==> flow/design.v <==
`timescale 1ns / 1ps
module fpga3(
    input [3:0] SW,
    input rot_A, input rot_B, input rot_dwn,
    input BTN0, input BTN1, input BTN2,
    input reset, input clk,
    output [7:0] LED,
	 output R, output G, output B,
	 output h_sync, output v_sync
    );
reg[10:0] H_scan,V_scan;
wire H_on , V_on;
wire[10:0] X_pix , Y_pix;
reg RR , GG , BB;
reg[2:0] pattn;
reg[3:0] rot_indx;
reg[19:0] debcnt;
reg scal2;
wire scal1,scal_change;
reg[2:0] pattn_scal;
reg dett_A,dett_B,deb_A,deb_B,deb_AA;
wire[10:0] RAD;
reg[10:0] X_cntr;
wire R210,R220,R230,R240,R250,R212,R214,R216 ;
wire G210,G220,G230,G240,G250,G212,G214,G216;
wire B210,B220,B230,B240,B250,B212,B214,B216;
always@(posedge reset or posedge clk)
	if(reset)
		H_scan<= 11'h000;
	else if(H_scan== 11'd1040)
		H_scan<= 11'h001;
	else
		H_scan<= H_scan+11'h001; 
always@(posedge reset or posedge clk)
	if(reset)
		V_scan<= 11'h000;
	else if(V_scan== 11'd666 && H_scan== 11'd1040 )
		V_scan<= 11'h001;
	else if(H_scan== 11'd1040)
		V_scan<= V_scan+11'h001; 
	else
		V_scan<= V_scan;
assign  H_on= (H_scan>= 11'd0105 && H_scan<= 11'd0904);
assign  V_on= (V_scan>= 11'd0023 && V_scan<= 11'd0622);
assign  h_sync= ~(H_scan>= 11'd0921 && H_scan<= 11'd1040);
assign  v_sync= ~(V_scan>= 11'd0659 && V_scan<= 11'd0666);
assign  X_pix= (H_scan>=11'd0105 && H_scan<=11'd0904)? H_scan - 11'd0105 : 11'd0000;
assign  Y_pix= (V_scan>=11'd0023 && V_scan<=11'd0622)? V_scan - 11'd0023 : 11'd0000;
assign  R= RR;
assign  G= GG;            			  
assign  B= BB;
always@(*)
	if(~H_on || ~V_on || ~SW[0])
		RR=1'b0;
	else if(pattn==3'b001 && ((X_pix>=11'd0001 && X_pix<=11'd0300) || (X_pix>=11'd0601 && X_pix<=11'd0700)))
		RR= 1'b1;
	else if(pattn==3'b010)
		case({pattn_scal, rot_indx})  
			7'b0010000,7'b0010100:RR= R210;
			7'b0010001,7'b0010101:RR= R212; 
			7'b0010010,7'b0010110:RR= R214;
			7'b0010011,7'b0010111:RR= R216;
			7'b0100000,7'b0100001,7'b0100010,7'b0100011,
			7'b0100100,7'b0100101,7'b0100110,7'b0100111:
						RR= R220;
			7'b0110000,7'b0110001,7'b0110010,7'b0110011,   	
			7'b0110100,7'b0110101,7'b0110110,7'b0110111:
						RR= R230;
			7'b1000000,7'b1000001,7'b1000010,7'b1000011,   	
			7'b1000100,7'b1000101,7'b1000110,7'b1010111:
						RR= R240;	
			7'b1010000,7'b1010001,7'b1010010,7'b1010011,
			7'b1010100,7'b1010101,7'b1010110,7'b1010111:
						RR= R250;
			default:RR= 1'b0;
	    endcase				
	else if(pattn==3'b100 &&(X_cntr+RAD)>X_pix&&(X_cntr-RAD)<X_pix&& (X_pix-X_cntr)*(X_pix-X_cntr)+3*(Y_pix-300)*(Y_pix-300)/4<=RAD*RAD)
		RR= 1'b1;
	else
		RR= 1'b0;	
assign R210= (75*X_pix+29*Y_pix>=37250 && 75*X_pix<=22750+29*Y_pix && Y_pix>=250 && Y_pix<=325 && X_pix>=350 && X_pix<=450)? 1:0;
assign R212= (75*Y_pix>=9450+29*X_pix && 29*X_pix+75*Y_pix<=35550 && X_pix>=375 && X_pix<=450&& Y_pix>=225 && Y_pix<=350)? 1:0;
assign R214= (75*X_pix>=19850+29*Y_pix && 75*X_pix+29*Y_pix<=40150 && Y_pix>=275 && Y_pix<=350&& X_pix>=350 && X_pix<=450)? 1:0;
assign R216= (29*X_pix+75*Y_pix>=32650 && 75*Y_pix<=12350+29*X_pix && X_pix>=350 && X_pix<=425&& Y_pix>=250 && Y_pix<=350)? 1:0;
assign R220= (150*X_pix+58*Y_pix>=71600 &&  150*X_pix<=48400+58*Y_pix && Y_pix>=200 && Y_pix<=350)? 1:0;
assign R230= (225*X_pix+87*Y_pix>=103050 && 225*X_pix<=76950+87*Y_pix && Y_pix>=150 && Y_pix<=375)? 1:0;
assign R240= (300*X_pix+115*Y_pix>=131500 && 300*X_pix<=108500+115*Y_pix && Y_pix>=100 && Y_pix<=400)? 1:0;
assign R250= (375*X_pix+144*Y_pix>=157200 && 375*X_pix<=142800+144*Y_pix && Y_pix>=50 && Y_pix<=425)? 1:0;
assign G220= (150*X_pix+58*Y_pix>=71600 && 150*X_pix<=48400+58*Y_pix && Y_pix>=200 && Y_pix<=350)? 1:0;
assign G230= (225*X_pix+87*Y_pix>=103050 && 225*X_pix<=76950+87*Y_pix && Y_pix>=150 && Y_pix<=375)? 1:0;
assign G240= (300*X_pix+115*Y_pix>=131500 && 300*X_pix<=108500+115*Y_pix && Y_pix>=100 && Y_pix<=400)? 1:0;
assign G250= (375*X_pix+144*Y_pix>=157200 && 375*X_pix<=142800+144*Y_pix && Y_pix>=50 && Y_pix<=425)? 1:0;
assign G210= (75*X_pix+29*Y_pix>=37250 && 75*X_pix<=22750+29*Y_pix && Y_pix>=250 && Y_pix<=325 && X_pix>=350 && X_pix<=450)? 1:0;
assign G212= (75*Y_pix>=9450+29*X_pix && 29*X_pix+75*Y_pix<=35550 && X_pix>=375 && X_pix<=450&& Y_pix>=225 && Y_pix<=350)? 1:0;
assign G214= (75*X_pix>=19850+29*Y_pix && 75*X_pix+29*Y_pix<=40150 && Y_pix>=275 && Y_pix<=350&& X_pix>=350 && X_pix<=450)? 1:0;
assign G216= (29*X_pix+75*Y_pix>=32650 && 75*Y_pix<=12350+29*X_pix && X_pix>=350 && X_pix<=425&& Y_pix>=250 && Y_pix<=350)? 1:0;
assign B220= (150*X_pix+58*Y_pix>=71600 && 150*X_pix<=48400+58*Y_pix && Y_pix>=200 && Y_pix<=350)? 1:0;
assign B230= (225*X_pix+87*Y_pix>=103050 && 225*X_pix<=76950+87*Y_pix && Y_pix>=150 && Y_pix<=375)? 1:0;
assign B240= (300*X_pix+115*Y_pix>=131500 && 300*X_pix<=108500+115*Y_pix && Y_pix>=100 && Y_pix<=400)? 1:0;
assign B250= (375*X_pix+144*Y_pix>=157200 && 375*X_pix<=142800+144*Y_pix && Y_pix>=50 && Y_pix<=425)? 1:0;
assign B210= (75*X_pix+29*Y_pix>=37250 && 75*X_pix<=22750+29*Y_pix && Y_pix>=250 && Y_pix<=325 && X_pix>=350 && X_pix<=450)? 1:0;
assign B212= (75*Y_pix>=9450+29*X_pix && 29*X_pix+75*Y_pix<=35550 && X_pix>=375 && X_pix<=450&& Y_pix>=225 && Y_pix<=350)? 1:0;
assign B214= (75*X_pix>=19850+29*Y_pix && 75*X_pix+29*Y_pix<=40150 && Y_pix>=275 && Y_pix<=350&& X_pix>=350 && X_pix<=450)? 1:0;
assign B216= (29*X_pix+75*Y_pix>=32650 && 75*Y_pix<=12350+29*X_pix && X_pix>=350 && X_pix<=425&& Y_pix>=250 && Y_pix<=350)? 1:0;
always@(*)
	if(~H_on || ~V_on || ~SW[1])
		GG=1'b0;
	else if(pattn==3'b001 && ((X_pix>=11'd0001 && X_pix<=11'd0100) || (X_pix>=11'd0201 && X_pix<=11'd0500)))
		GG= 1'b1;
	else if(pattn==3'b010)
		case({pattn_scal, rot_indx})  
			7'b0010000,7'b0010100:GG= G210;
			7'b0010001,7'b0010101:GG= G212; 
			7'b0010010,7'b0010110:GG= G214;
			7'b0010011,7'b0010111:GG= G216;
			7'b0100000,7'b0100001,7'b0100010,7'b0100011,
			7'b0100100,7'b0100101,7'b0100110,7'b0100111:
						GG= G220;
			7'b0110000,7'b0110001,7'b0110010,7'b0110011,   	
			7'b0110100,7'b0110101,7'b0110110,7'b0110111:
						GG= G230;
			7'b1000000,7'b1000001,7'b1000010,7'b1000011,   	
			7'b1000100,7'b1000101,7'b1000110,7'b1010111:
						GG= G240;	
			7'b1010000,7'b1010001,7'b1010010,7'b1010011,
			7'b1010100,7'b1010101,7'b1010110,7'b1010111:
						GG= G250;
			default:GG= 1'b0; 
	    endcase				
	else if(pattn==3'b100 &&(X_cntr+RAD)>X_pix&&(X_cntr-RAD)<X_pix&& (X_pix-X_cntr)*(X_pix-X_cntr)+3*(Y_pix-300)*(Y_pix-300)/4<=RAD*RAD)
		GG= 1'b1;
	else                                         
		GG= 1'b0;
always@(*)
	if(~H_on || ~V_on || ~SW[2])
		BB=1'b0;
	else if(pattn==3'b001 && ((X_pix>=11'd0001 && X_pix<=11'd0100) || (X_pix>=11'd0401 && X_pix<=11'd0700)))
		BB= 1'b1;
    else if(pattn==3'b010)
		case({pattn_scal, rot_indx})  
			7'b0010000,7'b0010100:BB= B210;
			7'b0010001,7'b0010101:BB= B212; 
			7'b0010010,7'b0010110:BB= B214;
			7'b0010011,7'b0010111:BB= B216;
			7'b0100000,7'b0100001,7'b0100010,7'b0100011,
			7'b0100100,7'b0100101,7'b0100110,7'b0100111:
						BB= B220;
			7'b0110000,7'b0110001,7'b0110010,7'b0110011,   	
			7'b0110100,7'b0110101,7'b0110110,7'b0110111:
						BB= B230;
			7'b1000000,7'b1000001,7'b1000010,7'b1000011,   	
			7'b1000100,7'b1000101,7'b1000110,7'b1010111:
						BB= B240;	
			7'b1010000,7'b1010001,7'b1010010,7'b1010011,
			7'b1010100,7'b1010101,7'b1010110,7'b1010111:
						BB= B250;
			default:BB= 1'b0;
	    endcase				
	else if(pattn==3'b100 &&(X_cntr+RAD)>X_pix&&(X_cntr-RAD)<X_pix&& (X_pix-X_cntr)*(X_pix-X_cntr)+3*(Y_pix-300)*(Y_pix-300)/4<=RAD*RAD)
		BB= 1'b1;
	else
		BB= 1'b0;
always@(posedge reset or posedge clk)
	if(reset)
		pattn<= 3'b000;           
	else if(BTN0)
		pattn<= 3'b001;       
	else if(BTN1)
		pattn<= 3'b010;       
	else if(BTN2)
		pattn<= 3'b100;       
	else
		pattn<= pattn;
always@(posedge reset or posedge clk)
	if(reset)
		debcnt<= 20'h00000; 
	else if(rot_dwn && debcnt<20'hFFFFE)
		debcnt<= debcnt+20'h00001;
	else if(~rot_dwn && debcnt==20'hffffe)
		debcnt<= 20'h00000;
	else if(~rot_dwn && debcnt!=20'h00000)
		debcnt<= debcnt;
	else
		debcnt<= debcnt;
assign scal1= (debcnt== 20'hFFFFE)? 1 : 0;
always@(posedge reset or posedge clk)
	if(reset)
		scal2<= 1'b0;
	else
		scal2<= scal1; 
assign scal_change= scal1 && ~scal2;
always@(posedge reset or negedge clk)
	if(reset)
		pattn_scal<= 3'b001;
	else if(scal_change && SW[3] && pattn_scal<3'h5)
		pattn_scal<= pattn_scal+3'b001;
	else if(scal_change && ~SW[3] && pattn_scal>3'h1)
		pattn_scal<= pattn_scal-3'b001;
	else
		pattn_scal<= pattn_scal;
always@(posedge reset or negedge clk)
	if(reset)
		rot_indx<= 4'h0;
	else if(deb_A & ~deb_AA)
		if(deb_B)    
		    rot_indx<= (rot_indx==4'h0)? 4'h7 : rot_indx- 4'h1;
		else
			rot_indx<= (rot_indx==4'h7)? 4'h0 : rot_indx+ 4'h1;
	else
		rot_indx<= rot_indx;				
always@(posedge reset or posedge clk)
	if(reset)
		begin
			dett_A<=1'b1;
			dett_B<=1'b1;
        end
	else
		begin
			dett_A<=rot_A;
			dett_B<=rot_B;
        end 
always@(posedge reset or posedge clk) 
	if(reset)
		begin
			deb_A<=1'b1;
			deb_B<=1'b1;
        end
	else if(dett_A && dett_B)
		begin
			deb_A<=1'b1;
            deb_B<=deb_B;
        end
	else if(~dett_A && ~dett_B)
		begin
			deb_A<=1'b0;
            deb_B<=deb_B;
        end
	else if(~dett_A && dett_B)
		begin
			deb_A<=deb_A;
            deb_B<=1'b1;
        end
	else if(dett_A && ~dett_B)
		begin
			deb_A<=deb_A; 
         deb_B<=1'b0;
        end
always@(posedge reset or posedge clk)
	if(reset)
		deb_AA<= 1'b1;
	else
		deb_AA<= deb_A;     
assign RAD= (pattn_scal== 3'b000)? 11'd000 :
            (pattn_scal== 3'b001)? 11'd050 :
				(pattn_scal== 3'b010)? 11'd100 :
				(pattn_scal== 3'b011)? 11'd150 :
				(pattn_scal== 3'b100)? 11'd200 :
				(pattn_scal== 3'b101)? 11'd250 : 
								   11'd000;
always@(*)
	case({SW[3], rot_indx})
		5'h11:  X_cntr= 11'd430;
		5'h12:  X_cntr= 11'd450;
		5'h13:  X_cntr= 11'd470;
		5'h14:  X_cntr= 11'd500;
		5'h15:  X_cntr= 11'd530;
		5'h16:  X_cntr= 11'd550;
		5'h17:  X_cntr= 11'd570;
		5'h01:  X_cntr= 11'd370;
		5'h02:  X_cntr= 11'd350;
		5'h03:  X_cntr= 11'd330;
		5'h04:  X_cntr= 11'd300;
		5'h05:  X_cntr= 11'd270;
		5'h06:  X_cntr= 11'd250;
		5'h07:  X_cntr= 11'd230;
		default:X_cntr= 11'd400;
	endcase		
assign LED[7:0]= {rot_indx, 1'b0, pattn_scal};
endmodule
Reports on fpga3
The steps from the RTL of fpga3 to its reports follow in flow order.
Line numbers count from 1 in the design file above.
Not given: --

inputs
  design top = fpga3
  clock port = clk
  cell library = sky130hd
  timing corner = tt_025C_1v80

After elaboration
Source: Yosys, flattened and elaborated, memories not mapped. Widths are those after wreduce. Registers that Yosys merges into a memory's read port (data or address) are not register bits. Print and check cells do not count.
Yosys's memory passes give these memory sizes; they may raise the number of words (mostly to a power of two), join words into wider ones and drop unused or constant bits.

cells by class
  reduce/logical cells = 83
  bitwise logic cells = 16
  equal/unequal tests = 51
  $mul = 16
  magnitude comparators = 54
  multiplexer cells = 43
  $add $sub $neg = 28

operator list
  kind                                                    count
  multiplier 7 x 11 -> 18 bit (first input constant)      6
  multiplier 32 x 12 -> 32 bit                            1
  multiplier 12 x 12 -> 24 bit                            1
  multiplier 11 x 11 -> 22 bit                            1
  multiplier 5 x 11 -> 16 bit (first input constant)      3
  multiplier 9 x 11 -> 20 bit (first input constant)      1
  adder 32 bit                                            5
  multiplier 8 x 11 -> 19 bit (first input constant)      1
  == test 7 x 6 -> 1 bit (second input constant)          16
  == test 7 bit (second input constant)                   15
  <= comparator 11 x 9 -> 1 bit (second input constant)   9
  adder 15 x 32 -> 32 bit (first input constant)          2
  multiplier 2 x 32 -> 32 bit (first input constant)      1
  >= comparator 32 x 17 -> 1 bit (second input constant)  2
  >= comparator 32 x 18 -> 1 bit (second input constant)  2
  >= comparator 32 bit                                    2
  multiplier 4 x 11 -> 15 bit (first input constant)      1
  logical AND 1 bit                                       59
  == test 7 x 5 -> 1 bit (second input constant)          8
  >= comparator 11 x 8 -> 1 bit (second input constant)   5
  two-way mux 11 bit                                      5
  two-way mux 8 bit                                       6
  <= comparator 11 x 10 -> 1 bit (second input constant)  4
  >= comparator 11 x 9 -> 1 bit (second input constant)   4
  two-way mux 20 bit                                      2
  adder 17 x 18 -> 19 bit (first input constant)          2
  >= comparator 11 x 10 -> 1 bit (second input constant)  3
  adder 14 x 32 -> 32 bit (first input constant)          1

Other operator kinds: 61; their cells: 123.

bit counts
  cells after elaboration = 304
  input bits = 12
  memory cells = 1
  memory bits (read-only) = 288
  flip-flop bits (word level) = 58

memory list
  memory            words  width  read ports  wr ports  RTL line  text
  (name not given)  32     9      1           0         261       case({SW[3], rot_indx})

Logic depth
Longest topological path by Yosys (ltp), each cell counted once; first at word level (registers and memories cut), then after technology mapping (sequential cells cut; the memories' decode and read muxes count).

logic depth
  depth in word-level cells = 16
  ABC_AREA = 0
  depth in mapped cells = 65
  gate-level depth less buffers = 63

Mapped cells and area
Source: synth_stat.txt of the flow (Yosys; design flattened, memories mapped). It holds for the ABC_AREA given above (unset counts as 0); a run with the other value may have another netlist.

synthesis totals
  standard cells after synthesis = 5183
  flip-flops = 58
  sequential part of the area = 1458.9 µm²
  buffers = 99
  cell area after synthesis = 42583.3 µm²

cell types
  cell type                  count  area in all (µm²)
  sky130_fd_sc_hd__ha_1      836    1.05E+04
  sky130_fd_sc_hd__fa_1      502    1E+04
  sky130_fd_sc_hd__inv_1     888    3.33E+03
  sky130_fd_sc_hd__xnor2_1   222    1.94E+03
  sky130_fd_sc_hd__a21oi_1   284    1.42E+03
  sky130_fd_sc_hd__nand2_1   365    1.37E+03
  sky130_fd_sc_hd__nor2_1    364    1366.31
  sky130_fd_sc_hd__dfrtp_1   46     1.15E+03
  sky130_fd_sc_hd__o21ai_0   223    1116.07
  sky130_fd_sc_hd__xor2_1    126    1.1E+03
  sky130_fd_sc_hd__a21o_1    94     705.677
  sky130_fd_sc_hd__nand3_1   100    500.48
  sky130_fd_sc_hd__nor3_1    98     490.47
  sky130_fd_sc_hd__a211oi_1  54     405.389
  sky130_fd_sc_hd__nand4_1   61     381.616
  sky130_fd_sc_hd__nand2b_1  59     369.104
  sky130_fd_sc_hd__and2_1    55     344.08
  sky130_fd_sc_hd__o211ai_1  43     322.81

Other cell types: 78; their cells: 763.

Lab notebook: fpga3

Measured data: module fpga3, platform sky130hd, 5 stored runs of the flow under differing settings, order arbitrary. Input and output delays are each 20% of the period that was set; the output load is 0.01 pF.
A setting shown as -- is not set for that run.
Results: -- = not shown.

item                                   run 1     run 2     run 3     run 4  run 5
CELL_PAD_IN_SITES_GLOBAL_PLACEMENT     1         0         --        --     --
CORE_ASPECT_RATIO                      0.7       --        --        --     --
CORE_MARGIN                            5         2         2         2      2
CORE_UTILIZATION                       24        26        40        52     40
CTS_CLUSTER_SIZE                       32        --        --        64     --
GPL_TIMING_DRIVEN                      1         --        --        1      --
MAX_ROUTING_LAYER                      met4      --        --        met5   --
PLACE_DENSITY                          0.61      --        --        --     --
SETUP_SLACK_MARGIN                     5.0       4.94      5.0       1.01   --
TNS_END_PERCENT                        35        45        --        40     --
period_ns                              43.6      49.8      48.5      27.7   48.5
CAP_MARGIN                             20        30        20        30     20
SLEW_MARGIN                            20        20        20        40     20
ABC_AREA                               --        0         --        1      --
PLACE_DENSITY_LB_ADDON                 --        0.07      --        0.15   --
CELL_PAD_IN_SITES_DETAIL_PLACEMENT     --        --        --        2      --
MIN_ROUTING_LAYER                      --        --        --        met1   --
worst hold slack (ns)                  0.375     0.376     0.372     --     0.374
post-route utilization                 0.267     0.289     0.437     --     0.428
setup slack of the worst path (ns)     2.076     4.374     4.283     --     1.272
setup TNS (ns)                         0.000     0.000     0.000     --     0.000
standard-cell area after layout (µm²)  47232.8   47101.4   46044.2   --     45112.0
synthesis area (µm²)                   42583.3   42583.3   42583.3   --     42583.3
area inside the die boundary (µm²)     186088.0  167036.0  109085.0  --     109085.0

Run 4: unfinished; error DPL-0033 in placement
